==> flow/design.v <==
`timescale 1ns/1ps
module base2_alu #(
  parameter LAT_BIN = 1,   
  parameter LAT_DEC = 8,   
  parameter LAT_DUO = 6    
)(
  input  wire        clk,
  input  wire        rst,
  input  wire        start,
  input  wire [3:0]  opcode,
  input  wire [15:0] a,
  input  wire [15:0] b,
  output reg         busy,
  output reg         done,
  output reg  [31:0] result
);
  reg [7:0] countdown;
  wire [7:0] lat_sel =
      (opcode <= 4'd2) ? LAT_BIN :
      ((opcode <= 4'd5) ? LAT_DEC : LAT_DUO);
  wire [31:0] res_bin =
      (opcode==4'd0)   ? (a + b) :
      (opcode==4'd1)   ? (a - b) :
      (opcode==4'd2)   ? (a * b) :
      (opcode==4'd3)   ? (a + b) :
      (opcode==4'd4)   ? (a - b) :
      (opcode==4'd5) ? (a * 16'd10) :
      (opcode==4'd6) ? (a + b) :
      (opcode==4'd7) ? (a - b) :
      (opcode==4'd8)  ? (a * 16'd3) : 32'd0;
  always @(posedge clk) begin
    if (rst) begin
      busy <= 1'b0; done <= 1'b0; countdown <= 8'd0; result <= 32'd0;
    end else begin
      done <= 1'b0;
      if (start && !busy) begin
        busy      <= 1'b1;
        countdown <= (lat_sel==0) ? 1 : lat_sel;
      end else if (busy) begin
        if (countdown > 8'd1) begin
          countdown <= countdown - 8'd1;
        end else begin
          busy   <= 1'b0;
          done   <= 1'b1;
          result <= res_bin;
        end
      end
    end
  end
endmodule
`timescale 1ns/1ps
module base10_alu #(
  parameter LAT_DEC = 1,   
  parameter LAT_BIN = 6,   
  parameter LAT_DUO = 6    
)(
  input  wire        clk,
  input  wire        rst,
  input  wire        start,
  input  wire [3:0]  opcode,
  input  wire [15:0] a,
  input  wire [15:0] b,
  output reg         busy,
  output reg         done,
  output reg  [31:0] result
);
  reg [7:0] countdown;
  wire [7:0] lat_sel =
      ((opcode>=4'd3) && (opcode<=4'd5)) ? LAT_DEC :
      ((opcode<=4'd2) ? LAT_BIN : LAT_DUO);
  wire [31:0] res_bin =
      (opcode==4'd0)   ? (a + b) :
      (opcode==4'd1)   ? (a - b) :
      (opcode==4'd2)   ? (a * b) :
      (opcode==4'd3)   ? (a + b) :
      (opcode==4'd4)   ? (a - b) :
      (opcode==4'd5) ? (a * 16'd10) :
      (opcode==4'd6) ? (a + b) :
      (opcode==4'd7) ? (a - b) :
      (opcode==4'd8)  ? (a * 16'd3) : 32'd0;
  always @(posedge clk) begin
    if (rst) begin
      busy <= 1'b0; done <= 1'b0; countdown <= 8'd0; result <= 32'd0;
    end else begin
      done <= 1'b0;
      if (start && !busy) begin
        busy      <= 1'b1;
        countdown <= (lat_sel==0) ? 1 : lat_sel;
      end else if (busy) begin
        if (countdown > 8'd1) begin
          countdown <= countdown - 8'd1;
        end else begin
          busy   <= 1'b0;
          done   <= 1'b1;
          result <= res_bin;
        end
      end
    end
  end
endmodule
`timescale 1ns/1ps
module base12_alu #(
  parameter LAT_DUO = 1,   
  parameter LAT_BIN = 6,   
  parameter LAT_DEC = 8    
)(
  input  wire        clk,
  input  wire        rst,
  input  wire        start,
  input  wire [3:0]  opcode,
  input  wire [15:0] a,
  input  wire [15:0] b,
  output reg         busy,
  output reg         done,
  output reg  [31:0] result
);
  reg [7:0] countdown;
  wire [7:0] lat_sel =
      ((opcode>=4'd6) && (opcode<=4'd8)) ? LAT_DUO :
      ((opcode<=4'd2) ? LAT_BIN : LAT_DEC);
  wire [31:0] res_bin =
      (opcode==4'd0)   ? (a + b) :
      (opcode==4'd1)   ? (a - b) :
      (opcode==4'd2)   ? (a * b) :
      (opcode==4'd3)   ? (a + b) :
      (opcode==4'd4)   ? (a - b) :
      (opcode==4'd5) ? (a * 16'd10) :
      (opcode==4'd6) ? (a + b) :
      (opcode==4'd7) ? (a - b) :
      (opcode==4'd8)  ? (a * 16'd3) : 32'd0;
  always @(posedge clk) begin
    if (rst) begin
      busy <= 1'b0; done <= 1'b0; countdown <= 8'd0; result <= 32'd0;
    end else begin
      done <= 1'b0;
      if (start && !busy) begin
        busy      <= 1'b1;
        countdown <= (lat_sel==0) ? 1 : lat_sel;
      end else if (busy) begin
        if (countdown > 8'd1) begin
          countdown <= countdown - 8'd1;
        end else begin
          busy   <= 1'b0;
          done   <= 1'b1;
          result <= res_bin;
        end
      end
    end
  end
endmodule
`timescale 1ns/1ps
module router_extended #(
  parameter B2_LAT_BIN  = 1, B2_LAT_DEC  = 8, B2_LAT_DUO  = 6,
  parameter B10_LAT_DEC = 1, B10_LAT_BIN = 6, B10_LAT_DUO = 6,
  parameter B12_LAT_DUO = 1, B12_LAT_BIN = 6, B12_LAT_DEC = 8
)(
  input  wire        clk,
  input  wire        rst,
  input  wire        start,
  input  wire [2:0]  cond_sel,
  input  wire [3:0]  opcode,
  input  wire [15:0] op_a,
  input  wire [15:0] op_b,
  output reg         busy,
  output reg         done,
  output reg  [31:0] result
);
  localparam [1:0] ROUTE_SENTINEL = 2'd3;
  wire [1:0] forced_target = (cond_sel <= 3'd2) ? cond_sel[1:0] : ROUTE_SENTINEL;
  wire [1:0] full_router_target =
      (opcode <= 4'd2)   ? 2'd0 :
      (opcode <= 4'd5) ? 2'd1 :
                                  2'd2;
  localparam [1:0] DUO_FALLBACK_TARGET = (B10_LAT_DUO <= B2_LAT_DUO) ? 2'd1 : 2'd0;
  wire [1:0] router_210_target =
      (opcode <= 4'd2)   ? 2'd0 :
      (opcode <= 4'd5) ? 2'd1 :
                                  DUO_FALLBACK_TARGET;
  wire [1:0] routed_target =
      (forced_target != ROUTE_SENTINEL) ? forced_target :
      (cond_sel == 3'd3) ? full_router_target :
      (cond_sel == 3'd4) ? router_210_target :
                           full_router_target;  
  reg  start_b2, start_b10, start_b12;
  wire busy_b2, done_b2;   wire [31:0] res_b2;
  wire busy_b10, done_b10; wire [31:0] res_b10;
  wire busy_b12, done_b12; wire [31:0] res_b12;
  base2_alu #(.LAT_BIN(B2_LAT_BIN), .LAT_DEC(B2_LAT_DEC), .LAT_DUO(B2_LAT_DUO)) u_b2(
    .clk(clk), .rst(rst), .start(start_b2), .opcode(opcode), .a(op_a), .b(op_b),
    .busy(busy_b2), .done(done_b2), .result(res_b2)
  );
  base10_alu #(.LAT_DEC(B10_LAT_DEC), .LAT_BIN(B10_LAT_BIN), .LAT_DUO(B10_LAT_DUO)) u_b10(
    .clk(clk), .rst(rst), .start(start_b10), .opcode(opcode), .a(op_a), .b(op_b),
    .busy(busy_b10), .done(done_b10), .result(res_b10)
  );
  base12_alu #(.LAT_DUO(B12_LAT_DUO), .LAT_BIN(B12_LAT_BIN), .LAT_DEC(B12_LAT_DEC)) u_b12(
    .clk(clk), .rst(rst), .start(start_b12), .opcode(opcode), .a(op_a), .b(op_b),
    .busy(busy_b12), .done(done_b12), .result(res_b12)
  );
  localparam S_IDLE=0, S_WAIT=1;
  reg [0:0] st;
  always @(posedge clk) begin
    if (rst) begin
      st <= S_IDLE; busy <= 1'b0; done <= 1'b0;
      start_b2 <= 1'b0; start_b10 <= 1'b0; start_b12 <= 1'b0;
      result <= 32'd0;
    end else begin
      done <= 1'b0;
      start_b2 <= 1'b0; start_b10 <= 1'b0; start_b12 <= 1'b0;
      case (st)
        S_IDLE: begin
          if (start) begin
            busy <= 1'b1;
            if (routed_target==2'd0) start_b2  <= 1'b1;
            if (routed_target==2'd1) start_b10 <= 1'b1;
            if (routed_target==2'd2) start_b12 <= 1'b1;
            st <= S_WAIT;
          end
        end
        S_WAIT: begin
          if ( (routed_target==2'd0 && done_b2) ||
               (routed_target==2'd1 && done_b10) ||
               (routed_target==2'd2 && done_b12) ) begin
            result <= (routed_target==2'd0) ? res_b2 :
                      (routed_target==2'd1) ? res_b10 :
                                              res_b12;
            done   <= 1'b1;
            busy   <= 1'b0;
            st     <= S_IDLE;
          end
        end
      endcase
    end
  end
endmodule
; Reports on router_extended
; Tool output for the design above before and after an edit, in the order of the flow.
; Lines under "before" count in the file above, lines under "after" in the edited file.
; "delta": "after" minus "before" as printed here.
; Operators carry their Yosys type and port widths (W data, S select, Z words).
; Cell names lack the library's common part.
; The mark - stands for no value.
[setup]
design = router_extended
clock = clk
cell_library = sky130hd
lib_corner = tt_025C_1v80

; The edit
; The edit as a unified diff against the file above.
; A script made this edit; it was not meant as an optimisation.
; begin of diff
@@ -88,5 +88,5 @@
         countdown <= (lat_sel==0) ? 1 : lat_sel;
       end else if (busy) begin
-        if (countdown > 8'd1) begin
+        if (countdown != 8'd1) begin
           countdown <= countdown - 8'd1;
         end else begin
; end of diff

; Word-level counts
; Counts by Yosys on the flattened word-level netlist (proc, flatten, opt, wreduce; memories kept). Register bits leave out memories and registers merged into their read ports (data or address). Print and check cells are left out. Cells with the same type and inputs are merged into one.
[classes]
columns = item, before, after, delta
row1 = mul, 3, 3, 0
row2 = n_cmp, 9, 8, -1
row3 = reduce_logical, 37, 37, 0
row4 = eq_ne, 15, 16, 1
row5 = n_logic, 11, 11, 0
row6 = n_addsub, 5, 5, 0
row7 = mux, 57, 57, 0
[op_table]
columns = cell, before, after, delta
row1 = $gt A8 B1 Y1 const B, 3, 2, -1
row2 = $ne A8 B1 Y1 const B, 0, 1, 1
; Unchanged operator kinds not shown: 41.
[bits]
columns = item, before, after, delta
row1 = input_bits, 42, 42, 0
row2 = register_bits, 164, 164, 0
row3 = out_inout_bits, 34, 34, 0
row4 = elab_cells, 156, 156, 0

; Longest topological paths
; Longest topological path by Yosys (ltp), each cell counted once; first at word level (registers and memories cut), then after technology mapping (sequential cells cut; the memories' decode and read muxes count).
[depth]
columns = item, before, after, delta
row1 = ltp_word, 12, 12, 0
row2 = abc_area, 0, 0, -
row3 = ltp_mapped, 25, 25, 0
row4 = ltp_nobuf, 24, 24, 0

; Mapped cells and area
; Source: synth_stat.txt of the flow (Yosys; design flattened, memories mapped). It holds for the ABC_AREA given above (unset counts as 0); a run with the other value may have another netlist.
[synth_totals]
columns = item, before, after, delta
row1 = ffs, 164, 164, 0
row2 = area_mm2, 0.0194474, 0.020073, 0.0006256
row3 = buffers, 122, 130, 8
row4 = stdcells, 2406, 2500, 94
[types]
columns = cell_type, before, after, delta
row1 = nand3_1, 19, 47, 28
row2 = nand2_1, 312, 330, 18
row3 = nor2_1, 201, 183, -18
row4 = a211oi_1, 58, 40, -18
row5 = a32o_1, 0, 16, 16
row6 = a21oi_1, 165, 178, 13
row7 = a22o_1, 14, 1, -13
row8 = nor4_1, 8, 21, 13
row9 = clkbuf_1, 97, 109, 12
row10 = a21o_1, 19, 29, 10
row11 = a21boi_0, 2, 11, 9
row12 = xnor2_1, 48, 40, -8
row13 = o22ai_1, 9, 17, 8
row14 = a211o_1, 3, 11, 8
row15 = a311oi_1, 3, 10, 7
row16 = and2_1, 92, 98, 6
row17 = or4_1, 10, 4, -6
row18 = nand2b_1, 22, 17, -5
; Unchanged cell types not shown: 12.
; Not every row of either side is listed.
; By module: a second synthesis without flattening, with its own total; a netlist apart from the flattened one above.
[hier_totals]
columns = item, before, after, delta
row1 = hier_cells, 5625, 5672, 47
row2 = hier_area_mm2, 0.045107, 0.0450857, -0.0000213
; Rows give one instance, submodules left out.
[modules_before]
columns = module, mod_area_mm2, n_cells, instances, seq_area_mm2
row1 = base2_alu, 0.0147204, 1862, 1, 0.0008408
row2 = base12_alu, 0.0144101, 1795, 1, 0.0008408
row3 = base10_alu, 0.0139421, 1715, 1, 0.0008408
row4 = router_extended, 0.0020345, 253, 1, 0.0007607
[modules_after]
columns = module, mod_area_mm2, n_cells, instances, seq_area_mm2
row1 = base10_alu, 0.0144288, 1838, 1, 0.0008408
row2 = base12_alu, 0.0144101, 1795, 1, 0.0008408
row3 = base2_alu, 0.0142124, 1786, 1, 0.0008408
row4 = router_extended, 0.0020345, 253, 1, 0.0007607

; Path before layout
; Path of least setup slack by OpenSTA after synthesis, without wires, with an ideal clock, recovery checks aside; 20% of the period is set as input and as output delay. Where synthesis merged equal registers, the netlist keeps one of their names.
[synth_path]
columns = item, before, after, delta
row1 = kind, in2reg, in2reg, -
row2 = start, in op_b[1], in op_b[1], -
row3 = end, reg u_b12.result[30], reg u_b2.result[17], -
row4 = setup_time_ns, 0.070, 0.076, 0.006
row5 = input_delay_ns, 2.000, 2.000, 0.000
row6 = path_delay_ns, 5.716, 5.699, -0.017
row7 = tclk_ns, 10.0, 10.0, 0.0
row8 = stages, 21, 21, 0
row9 = t_arrival_ns, 7.646, 7.623, -0.023
row10 = t_first_pin_ns, 2.000, 2.000, 0.000
row11 = slack_ns, 2.284, 2.301, 0.017
row12 = synth_period_reached_ns, 7.716, 7.699, -0.017
; "path_delay_ns" = arrival - input delay + setup time.
; "stages" counts driving pins, that of a launching flip-flop among them; a cell with two outputs on the path counts twice.
; "synth_period_reached_ns" is the clock period less the worst setup slack; recovery checks do not enter. This is arithmetic on one report: input and output delays are still those of the set period (20% each).
; Between the ends stands the longest chain of elaborated cells between them, by number of cells; it is not shown to be the way that was timed. Of several equally long chains one is given.
; Each line given opens the expression or statement behind the cell; cells for indexed reads and writes are added by Yosys, which also makes memories of some case tables.
[synth_between_before]
cell_sequence = clkbuf_1 -> nand2_1 -> fa_1 -> fa_1 -> fa_1 -> fa_1 -> inv_1 -> fa_1 -> inv_1 -> fa_1 -> inv_1 -> ha_1 -> a211oi_1 -> o21ai_0 -> a31oi_1 -> o31ai_2 -> a41oi_1 -> o21ai_0 -> and4_1 -> or3_1 -> a21oi_1
elab_chain_len = 9
cone_cells = 10
[synth_lines_before]
columns = item, line
row1 = start: declaration, 163  ; input  wire [15:0] op_b,
row2 = $sub A16 B16 Y17, 129  ; (opcode==4'd7) ? (a - b) :
row3 = $mux W32, 129
row4 = $mux W32, 128  ; (opcode==4'd6) ? (a + b) :
row5 = $mux W32, 127  ; (opcode==4'd5) ? (a * 16'd10) :
row6 = $mux W32, 126  ; (opcode==4'd4)   ? (a - b) :
row7 = $mux W32, 125  ; (opcode==4'd3)   ? (a + b) :
row8 = $mux W32, 124  ; (opcode==4'd2)   ? (a * b) :
row9 = $mux W32, 123  ; (opcode==4'd1)   ? (a - b) :
row10 = $mux W32, 122  ; (opcode==4'd0)   ? (a + b) :
row11 = end: assignment, 133  ; busy <= 1'b0; done <= 1'b0; countdown <= 8'd0; result <= 32'd0;
row12 = end: assignment, 145  ; result <= res_bin;
row13 = end: declaration, 115  ; output reg  [31:0] result
[synth_between_after]
cell_sequence = clkbuf_1 -> nand2_1 -> fa_1 -> fa_1 -> fa_1 -> fa_1 -> inv_1 -> fa_1 -> inv_1 -> fa_1 -> inv_1 -> ha_1 -> a21oi_1 -> o211ai_1 -> o211ai_1 -> a21boi_0 -> o21ai_1 -> and4_1 -> a211oi_1 -> or4_1 -> o22ai_1
elab_chain_len = 9
cone_cells = 10
[synth_lines_after]
columns = item, line
row1 = start: declaration, 163  ; input  wire [15:0] op_b,
row2 = $sub A16 B16 Y17, 29  ; (opcode==4'd7) ? (a - b) :
row3 = $mux W32, 29
row4 = $mux W32, 28  ; (opcode==4'd6) ? (a + b) :
row5 = $mux W32, 27  ; (opcode==4'd5) ? (a * 16'd10) :
row6 = $mux W32, 26  ; (opcode==4'd4)   ? (a - b) :
row7 = $mux W32, 25  ; (opcode==4'd3)   ? (a + b) :
row8 = $mux W32, 24  ; (opcode==4'd2)   ? (a * b) :
row9 = $mux W32, 23  ; (opcode==4'd1)   ? (a - b) :
row10 = $mux W32, 22  ; (opcode==4'd0)   ? (a + b) :
row11 = end: assignment, 33  ; busy <= 1'b0; done <= 1'b0; countdown <= 8'd0; result <= 32'd0;
row12 = end: assignment, 45  ; result <= res_bin;
row13 = end: declaration, 15  ; output reg  [31:0] result

; Path in the finished layout
; Path of least setup slack in the final report of each run of pair 1 (OpenROAD, finished layout, wires in). Where an end is a register, its clock arrival counts in the times.
[layout_path]
columns = item, before, after, delta
row1 = kind, in2reg, in2reg, -
row2 = start, in op_b[3], in op_a[8], -
row3 = end, reg u_b2.result[13], reg u_b2.result[31], -
row4 = tclk_ns, 8.87, 8.87, 0.00
row5 = slack_ns, 0.55, 0.68, 0.13
row6 = input_delay_ns, 1.77, 1.77, 0.00
row7 = t_arrival_ns, 8.61, 8.52, -0.09
row8 = stages, 24, 24, 0
row9 = t_first_pin_ns, 1.77, 1.77, 0.00
row10 = setup_time_ns, 0.14, 0.11, -0.03
; Between the ends stands the longest chain of elaborated cells between them, by number of cells; it is not shown to be the way that was timed. Of several equally long chains one is given.
[layout_between_before]
cell_sequence = clkdlybuf4s50_1 -> ha_1 -> inv_1 -> fa_1 -> fa_1 -> inv_1 -> ha_1 -> inv_1 -> fa_1 -> inv_1 -> ha_1 -> inv_1 -> fa_1 -> inv_1 -> ha_1 -> a211oi_2 -> o211ai_1 -> and2_1 -> a31oi_1 -> xor2_1 -> nor2_1 -> a2111oi_1 -> buf_4 -> a211oi_1
elab_chain_len = 9
cone_cells = 11
[layout_lines_before]
columns = item, line
row1 = start: declaration, 163  ; input  wire [15:0] op_b,
row2 = $sub A16 B16 Y17, 29  ; (opcode==4'd7) ? (a - b) :
row3 = $mux W32, 29
row4 = $mux W32, 28  ; (opcode==4'd6) ? (a + b) :
row5 = $mux W32, 27  ; (opcode==4'd5) ? (a * 16'd10) :
row6 = $mux W32, 26  ; (opcode==4'd4)   ? (a - b) :
row7 = $mux W32, 25  ; (opcode==4'd3)   ? (a + b) :
row8 = $mux W32, 24  ; (opcode==4'd2)   ? (a * b) :
row9 = $mux W32, 23  ; (opcode==4'd1)   ? (a - b) :
row10 = $mux W32, 22  ; (opcode==4'd0)   ? (a + b) :
row11 = end: assignment, 33  ; busy <= 1'b0; done <= 1'b0; countdown <= 8'd0; result <= 32'd0;
row12 = end: assignment, 45  ; result <= res_bin;
row13 = end: declaration, 15  ; output reg  [31:0] result
[layout_between_after]
cell_sequence = clkdlybuf4s50_1 -> buf_4 -> ha_1 -> inv_1 -> fa_1 -> inv_1 -> fa_1 -> fa_1 -> fa_1 -> fa_1 -> inv_1 -> fa_1 -> inv_1 -> ha_1 -> a21o_1 -> a311oi_1 -> o21bai_1 -> nor3_1 -> a211oi_1 -> buf_4 -> o211ai_1 -> and3_1 -> o21ai_0 -> a32o_1
elab_chain_len = 9
cone_cells = 10
[layout_lines_after]
columns = item, line
row1 = start: declaration, 162  ; input  wire [15:0] op_a,
row2 = $sub A16 B16 Y17, 29  ; (opcode==4'd7) ? (a - b) :
row3 = $mux W32, 29
row4 = $mux W32, 28  ; (opcode==4'd6) ? (a + b) :
row5 = $mux W32, 27  ; (opcode==4'd5) ? (a * 16'd10) :
row6 = $mux W32, 26  ; (opcode==4'd4)   ? (a - b) :
row7 = $mux W32, 25  ; (opcode==4'd3)   ? (a + b) :
row8 = $mux W32, 24  ; (opcode==4'd2)   ? (a * b) :
row9 = $mux W32, 23  ; (opcode==4'd1)   ? (a - b) :
row10 = $mux W32, 22  ; (opcode==4'd0)   ? (a + b) :
row11 = end: assignment, 33  ; busy <= 1'b0; done <= 1'b0; countdown <= 8'd0; result <= 32'd0;
row12 = end: assignment, 45  ; result <= res_bin;
row13 = end: declaration, 15  ; output reg  [31:0] result

; Flow runs
; Runs of the flow (Yosys, OpenROAD) on both versions; the two runs of a pair have the same settings. The constraints put input and output delay at 20% of the set period each and load the outputs with 0.01 pF.
[settings_pair_1]
period_ns = 8.87
CAP_MARGIN = 20
CORE_MARGIN = 2
CORE_UTILIZATION = 40
SLEW_MARGIN = 20
[results_pair_1]
columns = item, before, after, delta
row1 = setupTns_ns, 0.000, 0.000, 0.000
row2 = period_less_ws_ns, 8.321, 8.195, -0.126
row3 = die_mm2, 0.050398, 0.0519908, 0.0015928
row4 = stdcell_area_mm2, 0.0216182, 0.0222075, 0.0005893
row5 = final_power_mw, 6.239, 6.318, 0.079
row6 = setup_worst_slack_ns, 0.549, 0.675, 0.126
row7 = holdWs_ns, 0.453, 0.451, -0.002
row8 = yosys_chip_area_mm2, 0.0194474, 0.020073, 0.0006256
[settings_pair_2]
CELL_PAD_IN_SITES_GLOBAL_PLACEMENT = 1
CORE_UTILIZATION = 60
CTS_CLUSTER_SIZE = 100
PLACE_DENSITY_LB_ADDON = 0.03
SETUP_SLACK_MARGIN = 2.6
period_ns = 12.9
CAP_MARGIN = 20
CORE_MARGIN = 2
SLEW_MARGIN = 20
[results_pair_2]
columns = item, before, after, delta
row1 = setupTns_ns, 0.000, 0.000, 0.000
row2 = period_less_ws_ns, 9.659, 9.431, -0.228
row3 = die_mm2, 0.0338689, 0.0349335, 0.0010646
row4 = stdcell_area_mm2, 0.0210602, 0.0216795, 0.0006193
row5 = final_power_mw, 4.300, 4.213, -0.087
row6 = setup_worst_slack_ns, 3.241, 3.469, 0.228
row7 = holdWs_ns, 0.451, 0.449, -0.002
row8 = yosys_chip_area_mm2, 0.0194474, 0.020073, 0.0006256
; By "period_less_ws_ns" is meant the clock period of the run minus its worst setup slack. This is arithmetic on one report: input and output delays are still those of the set period (20% each).
; "final_power_mw" is the tool's figure for a default switching activity; nothing was simulated.
